==> flow/design.v <==
module ALU(in1,
				in2, 
				op, 
				result);
	output reg [31:0] result;
	input [31:0] in1, in2;
	input [3:0] op;  
	always @(*) begin
		case(op)
			4'b0001 : begin  
				result = in1 & in2;
			end
			4'b0010 : begin  
				result = in1 | in2;
			end
			4'b0011 : begin  
				result = in1 ^ in2;
			end
			4'b0100 : begin  
				result = in1 + in2;
			end
			4'b0101 : begin 
				result = in1 - in2;
			end
			4'b0110 : begin  
				result = in1 >> in2[4:0];
			end
			4'b0111 : begin  
				result = in1 << in2[4:0];
			end
			4'b1000 : begin  
				result = $signed(in1) >>> in2[4:0];
			end
			4'b1001 : begin  
				result = in1 <<< in2[4:0];
			end
			4'b1010 : begin  
				result = in1 + in2;
			end
			4'b1011 : begin  
				result = {31'b0, $signed(in1) < $signed(in2)};
			end
			4'b1100 : begin  
				result = {31'b0, in1 < in2};
			end
			default : begin 
				result = 32'b0;
			end
		endcase
	end
endmodule
module BCompare(input [31:0] op1, input [31:0] op2, input BrUn, output reg BEQ, output reg BLT);
	always@(*)begin
		BEQ = 1'b0;
		BLT = 1'b0;
		if(~BrUn)begin 
			if(op1 == op2) begin
				BEQ = 1'b1;
			end
			if($signed(op1) < $signed(op2)) begin
				BLT = 1'b1;
			end
		end
		else begin
			if({1'b0, op1} == {1'b0, op2}) begin
				BEQ = 1'b1;
			end
			if({1'b0,op1} < {1'b0, op2}) begin
				BLT = 1'b1;
			end
		end
	end
endmodule
module ControlUnit(IWord, PCSelect, RegWEn, ImmSel, BrUn, BEQ, BLT, BSel, ASel, ALUOP, WBSel, MemRW);
input [31:0] IWord;
input BEQ, BLT;
output reg PCSelect, RegWEn, ImmSel, BSel, ASel, WBSel, MemRW, BrUn;
output reg [3:0] ALUOP;
always@(*) begin
	PCSelect = 1'b0;
	RegWEn = 1'b0;
	ImmSel = 1'b0;
	BSel = 1'b0;
	ASel = 1'b0;
	MemRW = 1'b0;
	WBSel = 1'b1;
	BrUn = 1'b0;
	ALUOP = 4'h4;
	case(IWord[6:0])
		7'b0110011: begin  
			PCSelect = 1'b0;
			RegWEn = 1'b1;
			ImmSel = 1'b0;
			BSel = 1'b0;
			ASel = 1'b0;
			MemRW = 1'b0;
			WBSel = 1'b1;
			BrUn = 1'b0;
			case(IWord[14:12])
				3'h0 : begin
					case(IWord[30])
						 1'b0 : begin  
							ALUOP = 4'h4;
						 end
						 1'b1 : begin  
							ALUOP = 4'h5;
						end
					endcase
				end
				3'h1 : begin  
					ALUOP = 4'h7;
				end
				3'h2 : begin  
					ALUOP = 4'hb;
				end
				3'h3 : begin  
					ALUOP = 4'hc;
				end
				3'h4 : begin  
					ALUOP = 4'h3;
				end
				3'h5 : begin 
					case(IWord[30]) 
						1'b1: begin  
							ALUOP = 4'h8;
						end
						1'b0:begin  
							ALUOP = 4'h6;
						end
					endcase
				end
				3'h6 : begin  
					ALUOP = 4'h2;
				end
				3'h7 : begin  
					ALUOP = 4'h1;
				end
			endcase
		end
		7'b0010011 : begin  
			PCSelect = 1'b0;
			RegWEn = 1'b1;
			ImmSel = 1'b1;
			BSel = 1'b1;
			ASel = 1'b0;
			MemRW = 1'b0;
			WBSel = 1'b1;
			BrUn = 1'b0;
			case(IWord[14:12])
					3'h0 : begin  
							ALUOP = 4'h4;
					end
					3'h1 : begin  
						ALUOP = 4'h7;
					end
					3'h2 : begin  
						ALUOP = 4'hb;
					end
					3'h3 : begin  
						ALUOP = 4'hc;
					end
					3'h4 : begin  
						ALUOP = 4'h3;
					end
					3'h5 : begin 
						case(IWord[30])
							1'b0 : begin
								ALUOP = 4'h6;
							end
							1'b1 : begin
								ALUOP = 4'h8;
							end
						endcase
					end
					3'h6 : begin  
						ALUOP = 4'h2;
					end
					3'h7 : begin  
						ALUOP = 4'h1;
					end
			endcase
		end
		7'b0000011 : begin  
			PCSelect = 1'b0;
			RegWEn = 1'b1;
			ImmSel = 1'b1;
			BSel = 1'b1;
			ASel = 1'b0;
			ALUOP = 4'h4;
			MemRW = 1'b0;
			WBSel = 1'b0;
			BrUn = 1'b0;
		end
		7'b0100011 : begin  
			PCSelect = 1'b0;
			RegWEn = 1'b0;
			ImmSel = 1'b1;
			BSel = 1'b1;
			ASel = 1'b0;
			ALUOP = 4'h4;
			MemRW = 1'b1;
			WBSel = 1'b1;
		end
		7'b1100011 : begin  
			RegWEn = 1'b0;
			ImmSel = 1'b1;
			case(IWord[14:12]) 
				3'h0 : begin
					BrUn = 1'b0;
					PCSelect = BEQ;
				end
				3'h1 : begin
					BrUn = 1'b0;
					PCSelect = ~BEQ;
				end
				3'h4 : begin
					BrUn = 1'b0;
					PCSelect = BLT;
				end
				3'h5 : begin
					BrUn = 1'b0;
					PCSelect = BEQ | ~BLT;
				end
				3'h6 : begin
					BrUn = 1'b1;
					PCSelect = BLT;
				end
				3'h7 : begin
					BrUn = 1'b1;
					PCSelect = BEQ | ~BLT;
				end
				default:
				;
			endcase
			BSel = 1'b1;
			ASel = 1'b1;
			ALUOP = 4'h4;
			MemRW = 1'b0;
			WBSel = 1'b1;
		end
		default:
		;
	endcase
end
endmodule
module ImmExtend(input [12:0] imm, output reg [31:0] extend);
	always @(*) begin
		extend = {{19{imm[12]}}, imm};
	end
endmodule
module PC(input PCSel, input [31:0] branchVal, input clk, input reset, output reg [31:0] PCVal);
	always @(posedge clk) begin
		if(reset) begin
			PCVal <= 32'b0;
		end
		else if(PCSel) begin
			PCVal <= branchVal;
		end
		else begin
			PCVal <= PCVal + 3'b100;
		end
	end
endmodule
module RegFile(rs1, rs2, rd, din, out1, out2, clk, reset, enable, rw);
reg [31:0] steve [31:0];
integer i;
input [4:0] rd, rs1, rs2;
input clk, reset, enable, rw;
input [31:0] din;
output reg [31:0] out1, out2;
	always @(posedge clk) begin
		if (enable) begin
			if(reset) begin
				for( i = 0; i <= 31; i = i + 1 ) begin 
					steve[i] <= 32'b0;	
				end
			end
			else if(rw && rd != 5'd0) begin
				steve[rd] <= din; 
			end
		end
	end
	always @(*) begin
		out1 = 32'b0;
		out2 = 32'b0;
		if(enable) begin
			out1 = (rs1 == 5'd0) ? 32'b0 : steve[rs1];
			out2 = (rs2 == 5'd0) ? 32'b0 : steve[rs2];
		end
	end
endmodule
module Datapath(input clk,
					input reset,
					output [31:0] imem_addr,
					input [31:0] imem_rdata,
					output [31:0] dmem_addr,
					output [31:0] dmem_wdata,
					output dmem_we,
					input [31:0] dmem_rdata,
					output wb_valid,
					output [4:0] wb_rd,
					output [31:0] wb_data);
reg [31:0] WB;
wire PCSelect, RegWEn, ImmSel, BrUn, BEQ, BLT, BSel, ASel, WBSel, MemRW;
wire [3:0] ALUOP;
wire [31:0] longImm, IWord, data1Val, data2Val, result, PCVal, DmemOut;
reg [31:0] alu1, alu2;
reg [12:0] imm;
reg [4:0] rs1, rs2, rd;
assign IWord = imem_rdata;
assign imem_addr = PCVal;
RegFile regs(IWord[19:15], IWord[24:20], IWord[11:7], WB, data1Val, data2Val, clk, reset, 1'b1 , RegWEn);
BCompare compare(data1Val, data2Val, BrUn, BEQ, BLT);
ControlUnit cu(IWord, PCSelect, RegWEn, ImmSel, BrUn, BEQ, BLT, BSel, ASel, ALUOP, WBSel, MemRW);
PC pc(PCSelect, WB, clk, reset, PCVal);
ImmExtend longBoi(imm, longImm);
ALU alu(alu1, alu2, ALUOP, result);
assign dmem_addr = result;
assign dmem_wdata = data2Val;
assign dmem_we = MemRW & ~reset;
assign DmemOut = dmem_rdata;
assign wb_valid = RegWEn & (rd != 5'd0) & ~reset;
assign wb_rd = rd;
assign wb_data = WB;
	always@(*) begin
		if(ASel) begin
			alu1 = PCVal;
		end
		else begin
			alu1 = data1Val;
		end
		if(BSel) begin
			alu2 = longImm;
		end
		else begin
			alu2 = data2Val;
		end
		if(WBSel) begin
			WB = result;
		end
		else begin
			WB = DmemOut;
		end
		if(IWord[6:0] == 7'b1100011)begin  
			imm = {IWord[31], IWord[7], IWord[30:25], IWord[11:8], 1'b0};
		end
		else if(IWord[6:0] == 7'b0100011)begin  
			imm = {IWord[31], IWord[31:25], IWord[11:7]};
		end
		else begin
			imm = {IWord[31], IWord[31:20]};
		end
		rs1 = IWord[19:15];
		rs2 = IWord[24:20];
		rd = IWord[11:7];
	end
endmodule
======== From RTL to reports: Datapath ========
What the tools print for Datapath, step after step.
Line numbers count from 1 in the design file above.
Not given: n/a
set-up
  top module .............................. Datapath
  clock input ............................. clk
  library ................................. sky130hd
  library corner .......................... tt_025C_1v80

======== After elaboration ========
Yosys after proc, flatten, opt, wreduce and memory -nomap, before mapping. Enables and synchronous resets that opt folds into registers are not counted as muxes. Memory bits, and registers merged into a memory's read port (data or address), are not among the register bits. Print and check cells are not counted.
Yosys's memory passes give these memory sizes; they may raise the number of words (mostly to a power of two), join words into wider ones and drop unused or constant bits.
bit counts
  elaborated cells ........................ 93
  input port bits ......................... 66
  RAM bits ................................ 1024
  bits in read-only memories .............. 0
  memories ................................ 1
  output and inout bits ................... 135
  flip-flop bits (word level) ............. 32
  latch bits .............................. 0
operators by class
  multipliers ............................. 0
  order comparisons ....................... 4
  add/sub/neg operators ................... 3
  equal/unequal tests ..................... 25
  mux-type cells .......................... 33
  reductions and logical operators ........ 11
  divide/modulo/power cells ............... 0
  shift-type cells ........................ 4
  bitwise operators ....................... 11
memories
  memory      depth  bits a word  line  source
  regs.steve  32     32           265   reg [31:0] steve [31:0];
operator list
  kind                                    count
  case mux 32 bit (select 11 bit)         1
  2-to-1 mux 32 bit                       8
  less-than comparator 32 bit             4
  case mux 4 bit (select 8 bit)           2
  adder 32 x 3 -> 32 bit with constant B  1
  adder 32 bit                            1
  subtractor 32 bit                       1
  == test 32 bit                          1
  bitwise AND 32 bit                      1
  bitwise OR 32 bit                       1
  XOR 32 bit                              1
  left shift 32 x 5 -> 32 bit             1
  >> shifter 32 x 5 -> 32 bit             1
  <<< shifter 32 x 5 -> 32 bit            1
  >>> shifter 32 x 5 -> 32 bit            1
  case mux 4 bit (select 2 bit)           3
  == test 4 bit with constant B           5
  == test 4 x 3 -> 1 bit with constant B  4
  2-to-1 mux 5 bit                        3
  == test 7 x 6 -> 1 bit with constant B  2
  2-to-1 mux 1 bit                        14
  == test 3 bit with constant B           4
  2-to-1 mux 12 bit                       1
  logical NOT 5 bit                       2
  OR reduction 2 bit                      4
  == test 4 x 2 -> 1 bit with constant B  2
  == test 7 x 2 -> 1 bit with constant B  1
  == test 7 x 5 -> 1 bit with constant B  1
Other operator kinds: 13; their cells: 19.

======== Logic depth ========
Depth = most cells in a row (Yosys ltp): at word level without a register or memory, in the mapped netlist without a sequential cell, where the memories' decode and read muxes count.
logic depth
  depth after elaboration ................. 10
  ABC_AREA ................................ 0
  gate-level depth with buffers ........... 30
  mapped depth without buffers ............ 21

======== Netlist ========
Yosys stat after the flow's synthesis: flattened, memories mapped to cells. It holds for the ABC_AREA given above (unset counts as 0); a run with the other value may have another netlist.
synthesis totals
  buffers ................................. 597
  sequential area ......................... 31390.1 um^2
  cell count .............................. 6076
  flip-flop cells ......................... 1056
  synthesis area .......................... 67309.6 um^2
cell types
  cell                       count  area in all (um^2)
  sky130_fd_sc_hd__edfxtp_1  1024   3.07E+04
  sky130_fd_sc_hd__mux4_2    296    6.67E+03
  sky130_fd_sc_hd__mux2i_1   492    4.92E+03
  sky130_fd_sc_hd__nor2_1    1011   3794.89
  sky130_fd_sc_hd__ha_1      130    1626.56
  sky130_fd_sc_hd__a21oi_1   315    1.58E+03
  sky130_fd_sc_hd__a22oi_1   209    1.57E+03
  sky130_fd_sc_hd__nor3_1    275    1376.32
  sky130_fd_sc_hd__clkbuf_1  362    1.36E+03
  sky130_fd_sc_hd__a211oi_1  153    1.15E+03
  sky130_fd_sc_hd__mux2_2    97     1.09E+03
  sky130_fd_sc_hd__nand2_1   195    731.952
  sky130_fd_sc_hd__dfxtp_1   32     640.614
  sky130_fd_sc_hd__o21ai_0   125    625.6
  sky130_fd_sc_hd__buf_2     123    615.59
  sky130_fd_sc_hd__inv_1     155    581.808
  sky130_fd_sc_hd__buf_6     46     517.997
  sky130_fd_sc_hd__o31ai_1   55     412.896
Not listed: further types 92, cells in them 981.
The figures by module come from a second, unflattened synthesis with its own total; it is not the netlist above.
second synthesis, totals
  cell total of the unflattened synthesis .. 5756
  area (unflattened synthesis) ............ 67464.7 um^2
Each row is one instance without its submodules.
by module
  module       times used  cells  sequential area (um^2)  area (um^2)
  RegFile      1           3884   30749.5                 54134.4
  ALU          1           1337   0.0                     8898.5
  PC           1           222    640.6                   1781.7
  Datapath     1           130    0.0                     1372.6
  BCompare     1           114    0.0                     808.3
  ImmExtend    1           32     0.0                     240.2
  ControlUnit  1           37     0.0                     229.0

======== Path before layout ========
OpenSTA on the mapped netlist: ideal clock, no wires. The path of least setup slack (recovery checks aside). Input and output delay are each 20% of the period. Register names are those of the netlist, which keeps one name where synthesis merged equal registers.
timing path post-synthesis
  path kind ............................... input to output
  start ................................... input imem_rdata[20]
  end ..................................... output wb_data[21]
  path buffers ............................ 10
  output delay ............................ 2.800 ns
  arrival time ............................ 9.450 ns
  time at the first pin ................... 2.800 ns
  external input delay .................... 2.800 ns
  data required time ...................... 11.200 ns
  stages .................................. 28
  delay of the path ....................... 6.650 ns
  slack ................................... 1.750 ns
  period .................................. 14.0 ns
  synthesis period reached ................ 12.25 ns
"delay of the path" = arrival - input delay + setup time.
A path that ends at an output port has no setup time.
"stages": output pins that drive a net of the path, with the launching flip-flop's if there is one; two outputs of one cell count as two.
"synthesis period reached" is the clock period less the worst setup slack; recovery checks do not enter. This is arithmetic on one report: input and output delays are still those of the set period (20% each).
Between the ends stands the longest chain of elaborated cells between them, by number of cells; it is not shown to be the way that was timed. Of several equally long chains one is given.
Each line given opens the expression or statement behind the cell; cells for indexed reads and writes are added by Yosys, which also makes memories of some case tables.
A memory read counts as a cell of the chain, while the word-level depth stops at memories.
on the way, post-synthesis
  path through ............................ sky130_fd_sc_hd__buf_6 > sky130_fd_sc_hd__buf_8 > sky130_fd_sc_hd__buf_6 > sky130_fd_sc_hd__buf_8 > sky130_fd_sc_hd__buf_6 > sky130_fd_sc_hd__buf_6 > sky130_fd_sc_hd__buf_4 > sky130_fd_sc_hd__clkbuf_1 > sky130_fd_sc_hd__buf_1 > sky130_fd_sc_hd__mux4_2 > sky130_fd_sc_hd__mux4_2 > sky130_fd_sc_hd__mux2i_1 > sky130_fd_sc_hd__nor2_1 > sky130_fd_sc_hd__inv_1 > sky130_fd_sc_hd__nor2_1 > sky130_fd_sc_hd__a21oi_1 > sky130_fd_sc_hd__ha_1 > sky130_fd_sc_hd__and3_1 > sky130_fd_sc_hd__a221o_1 > sky130_fd_sc_hd__a21oi_1 > sky130_fd_sc_hd__o31ai_1 > sky130_fd_sc_hd__a2111oi_0 > sky130_fd_sc_hd__o32ai_1 > sky130_fd_sc_hd__a221oi_1 > sky130_fd_sc_hd__nand3_1 > sky130_fd_sc_hd__o41ai_2 > sky130_fd_sc_hd__buf_2 > sky130_fd_sc_hd__inv_2
  length of the longest elaborated chain .. 6
  elaborated cells between the ends (all ways) .. 17
  those cells by class .................... add/sub: 2; shift: 4; mux: 6; logic: 3; reduce/logical: 1; memory: 1
RTL lines, path post-synthesis
  what                             line  source
  start: declaration               295   input [31:0] imem_rdata,
  memory read (32 x 32 bit)        265   reg [31:0] steve [31:0];
  2-to-1 mux 32 bit                288   out2 = (rs2 == 5'd0) ? 32'b0 : steve[rs2];
  2-to-1 mux 32 bit                332   if(BSel) begin
  adder 32 bit                     38    result = in1 + in2;
  case mux 32 bit (select 11 bit)  9     case(op)
  2-to-1 mux 32 bit                338   if(WBSel) begin
  end: declaration                 302   output [31:0] wb_data);
Nets of the timed path that keep an RTL name, with a line that drives or declares them; the list need not be complete.
nets with RTL names, path post-synthesis
  net             line  source
  dmem_wdata[10]  297   output [31:0] dmem_wdata,

======== Worst path after layout ========
Path of least setup slack in the final report of entry A (OpenROAD, finished layout, wires in). Where an end is a register, its clock arrival counts in the times.
timing path after layout
  path kind ............................... input to output
  start ................................... input imem_rdata[15]
  end ..................................... output wb_data[20]
  data required time ...................... 11.04 ns
  time at the first pin ................... 2.76 ns
  stages .................................. 25
  path buffers ............................ 4
  output delay ............................ 2.76 ns
  arrival time ............................ 10.94 ns
  slack ................................... 0.10 ns
  external input delay .................... 2.76 ns
  period .................................. 13.8 ns
Between the ends stands the longest chain of elaborated cells between them, by number of cells; it is not shown to be the way that was timed. Of several equally long chains one is given.
A memory read counts as a cell of the chain, while the word-level depth stops at memories.
on the way, after layout
  path through ............................ sky130_fd_sc_hd__clkdlybuf4s50_1 > sky130_fd_sc_hd__nor2b_4 > sky130_fd_sc_hd__and3_1 > sky130_fd_sc_hd__a221o_1 > sky130_fd_sc_hd__nor4_1 > sky130_fd_sc_hd__and2_1 > sky130_fd_sc_hd__a21o_1 > sky130_fd_sc_hd__inv_1 > sky130_fd_sc_hd__ha_1 > sky130_fd_sc_hd__inv_1 > sky130_fd_sc_hd__fa_1 > sky130_fd_sc_hd__a21oi_1 > sky130_fd_sc_hd__o21bai_1 > sky130_fd_sc_hd__a221o_1 > sky130_fd_sc_hd__nand3b_1 > sky130_fd_sc_hd__a211o_1 > sky130_fd_sc_hd__a211oi_1 > sky130_fd_sc_hd__o21ai_0 > sky130_fd_sc_hd__a211oi_1 > sky130_fd_sc_hd__a2bb2oi_1 > sky130_fd_sc_hd__buf_4 > sky130_fd_sc_hd__o41ai_4 > sky130_fd_sc_hd__buf_4 > sky130_fd_sc_hd__inv_2 > sky130_fd_sc_hd__clkdlybuf4s50_1
  length of the longest elaborated chain .. 6
  elaborated cells between the ends (all ways) .. 15
  those cells by class .................... add/sub: 2; shift: 4; mux: 4; logic: 3; reduce/logical: 1; memory: 1
RTL lines, path after layout
  what                             line  source
  start: declaration               295   input [31:0] imem_rdata,
  memory read (32 x 32 bit)        265   reg [31:0] steve [31:0];
  2-to-1 mux 32 bit                287   out1 = (rs1 == 5'd0) ? 32'b0 : steve[rs1];
  2-to-1 mux 32 bit                326   if(ASel) begin
  adder 32 bit                     38    result = in1 + in2;
  case mux 32 bit (select 11 bit)  9     case(op)
  2-to-1 mux 32 bit                338   if(WBSel) begin
  end: declaration                 302   output [31:0] wb_data);

Data sheet: physical implementation of Datapath

Stored flow runs of Datapath (4 of them; Yosys, OpenROAD, sky130hd). They differ in their settings and are not a sequence. Constraints: input delay and output delay 20% of the set period each, output load 0.01 pF.
By "achieved clock period (ns)" is meant the clock period of the run minus its worst setup slack. This is arithmetic on one report: input and output delays are still those of the set period (20% each).
"worst setup path time (ns)" means the part of the period allowed to the worst setup path (the constraints hold back 20% at inputs and 20% at outputs) less its slack; where the path has registers, the arrival times of their clocks count too.
By "finish__power__total" is meant OpenSTA's value without simulated activity: inputs other than the clock are taken to toggle once in ten clock periods, and the tool carries that through the logic.

Flow files of entry A
==> flow/run.sh <==
#!/bin/bash
# the make line also repeats the synthesis and layout settings of config.mk as NAME=value (left out here)
make -C /OpenROAD-flow-scripts/flow DESIGN_CONFIG=/design/flow/config.mk WORK_HOME=/design/flow/orfs CLKGATE_MAP_FILE= finish
==> flow/config.mk <==
export PLATFORM = sky130hd
export DESIGN_NAME = Datapath
export DESIGN_NICKNAME = Datapath
export VERILOG_FILES = /design/flow/design.v
export SDC_FILE = /design/flow/constraint.sdc
export NUM_CORES = 4
export LEC_CHECK = 0
export CAP_MARGIN = 20
export CORE_MARGIN = 2
export CORE_UTILIZATION = 40
export PLACE_DENSITY = 0.6
export SLEW_MARGIN = 20
==> flow/constraint.sdc <==
create_clock -name core_clock -period 13.8 [get_ports {clk}]
set_input_delay 2.7600 -clock core_clock [delete_from_list [all_inputs] [get_ports {clk}]]
set_output_delay 2.7600 -clock core_clock [all_outputs]
set_load 0.01 [all_outputs]

report of entry A
yosys chip area after synthesis (um^2): 67309.6
finish__design__die__area: 171570.0
finish__design__instance__area__stdcell: 76517.1
finish__design__instance__utilization: 0.4576
finish__timing__setup__ws: 0.095
finish__timing__setup__tns: 0.000
finish__timing__hold__ws: 0.658
finish__power__total: 1.064e-02
achieved clock period (ns): 13.705
worst setup path time (ns): 8.18
worst setup path kind: input to output

Flow files of entry B
==> flow/run.sh <==
#!/bin/bash
# the make line also repeats the synthesis and layout settings of config.mk as NAME=value (left out here)
make -C /OpenROAD-flow-scripts/flow DESIGN_CONFIG=/design/flow/config.mk WORK_HOME=/design/flow/orfs CLKGATE_MAP_FILE= finish
==> flow/config.mk <==
export PLATFORM = sky130hd
export DESIGN_NAME = Datapath
export DESIGN_NICKNAME = Datapath
export VERILOG_FILES = /design/flow/design.v
export SDC_FILE = /design/flow/constraint.sdc
export NUM_CORES = 4
export LEC_CHECK = 0
export CAP_MARGIN = 20
export CORE_ASPECT_RATIO = 0.96
export CORE_MARGIN = 10
export CORE_UTILIZATION = 39
export CTS_CLUSTER_DIAMETER = 300
export GPL_TIMING_DRIVEN = 1
export HOLD_SLACK_MARGIN = -0.0
export MAX_ROUTING_LAYER = met4
export PLACE_DENSITY_LB_ADDON = 0.18
export SETUP_SLACK_MARGIN = -0.95
export SLEW_MARGIN = 20
export TNS_END_PERCENT = 95
==> flow/constraint.sdc <==
create_clock -name core_clock -period 24.8 [get_ports {clk}]
set_input_delay 4.9600 -clock core_clock [delete_from_list [all_inputs] [get_ports {clk}]]
set_output_delay 4.9600 -clock core_clock [all_outputs]
set_load 0.01 [all_outputs]

report of entry B
yosys chip area after synthesis (um^2): 67309.6
finish__design__die__area: 189610.0
finish__design__instance__area__stdcell: 75753.9
finish__design__instance__utilization: 0.4412
finish__timing__setup__ws: 5.376
finish__timing__setup__tns: 0.000
finish__timing__hold__ws: 0.669
finish__power__total: 5.881e-03
achieved clock period (ns): 19.424
worst setup path time (ns): 9.50
worst setup path kind: input to output

Flow files of entry C
==> flow/run.sh <==
#!/bin/bash
# the make line also repeats the synthesis and layout settings of config.mk as NAME=value (left out here)
make -C /OpenROAD-flow-scripts/flow DESIGN_CONFIG=/design/flow/config.mk WORK_HOME=/design/flow/orfs CLKGATE_MAP_FILE= finish
==> flow/config.mk <==
export PLATFORM = sky130hd
export DESIGN_NAME = Datapath
export DESIGN_NICKNAME = Datapath
export VERILOG_FILES = /design/flow/design.v
export SDC_FILE = /design/flow/constraint.sdc
export NUM_CORES = 4
export LEC_CHECK = 0
export CAP_MARGIN = 15
export CELL_PAD_IN_SITES_GLOBAL_PLACEMENT = 3
export CORE_MARGIN = 5
export CORE_UTILIZATION = 67
export CTS_CLUSTER_DIAMETER = 318
export CTS_CLUSTER_SIZE = 80
export GPL_ROUTABILITY_DRIVEN = 1
export SLEW_MARGIN = 20
==> flow/constraint.sdc <==
create_clock -name core_clock -period 11.1 [get_ports {clk}]
set_input_delay 2.2200 -clock core_clock [delete_from_list [all_inputs] [get_ports {clk}]]
set_output_delay 2.2200 -clock core_clock [all_outputs]
set_load 0.01 [all_outputs]

report of entry C: did not finish, place, GPL-0301

Flow files of entry D
==> flow/run.sh <==
#!/bin/bash
# the make line also repeats the synthesis and layout settings of config.mk as NAME=value (left out here)
make -C /OpenROAD-flow-scripts/flow DESIGN_CONFIG=/design/flow/config.mk WORK_HOME=/design/flow/orfs CLKGATE_MAP_FILE= finish
==> flow/config.mk <==
export PLATFORM = sky130hd
export DESIGN_NAME = Datapath
export DESIGN_NICKNAME = Datapath
export VERILOG_FILES = /design/flow/design.v
export SDC_FILE = /design/flow/constraint.sdc
export NUM_CORES = 4
export LEC_CHECK = 0
export CAP_MARGIN = 20
export CELL_PAD_IN_SITES_DETAIL_PLACEMENT = 2
export CORE_MARGIN = 2
export CORE_UTILIZATION = 40
export CTS_CLUSTER_SIZE = 90
export PLACE_DENSITY = 0.6
export SLEW_MARGIN = 20
export TNS_END_PERCENT = 20
==> flow/constraint.sdc <==
create_clock -name core_clock -period 14.0 [get_ports {clk}]
set_input_delay 2.8000 -clock core_clock [delete_from_list [all_inputs] [get_ports {clk}]]
set_output_delay 2.8000 -clock core_clock [all_outputs]
set_load 0.01 [all_outputs]

report of entry D
yosys chip area after synthesis (um^2): 67309.6
finish__design__die__area: 171570.0
finish__design__instance__area__stdcell: 76722.3
finish__design__instance__utilization: 0.4588
finish__timing__setup__ws: 0.112
finish__timing__setup__tns: 0.000
finish__timing__hold__ws: 0.661
finish__power__total: 1.101e-02
achieved clock period (ns): 13.888
worst setup path time (ns): 8.29
worst setup path kind: input to output
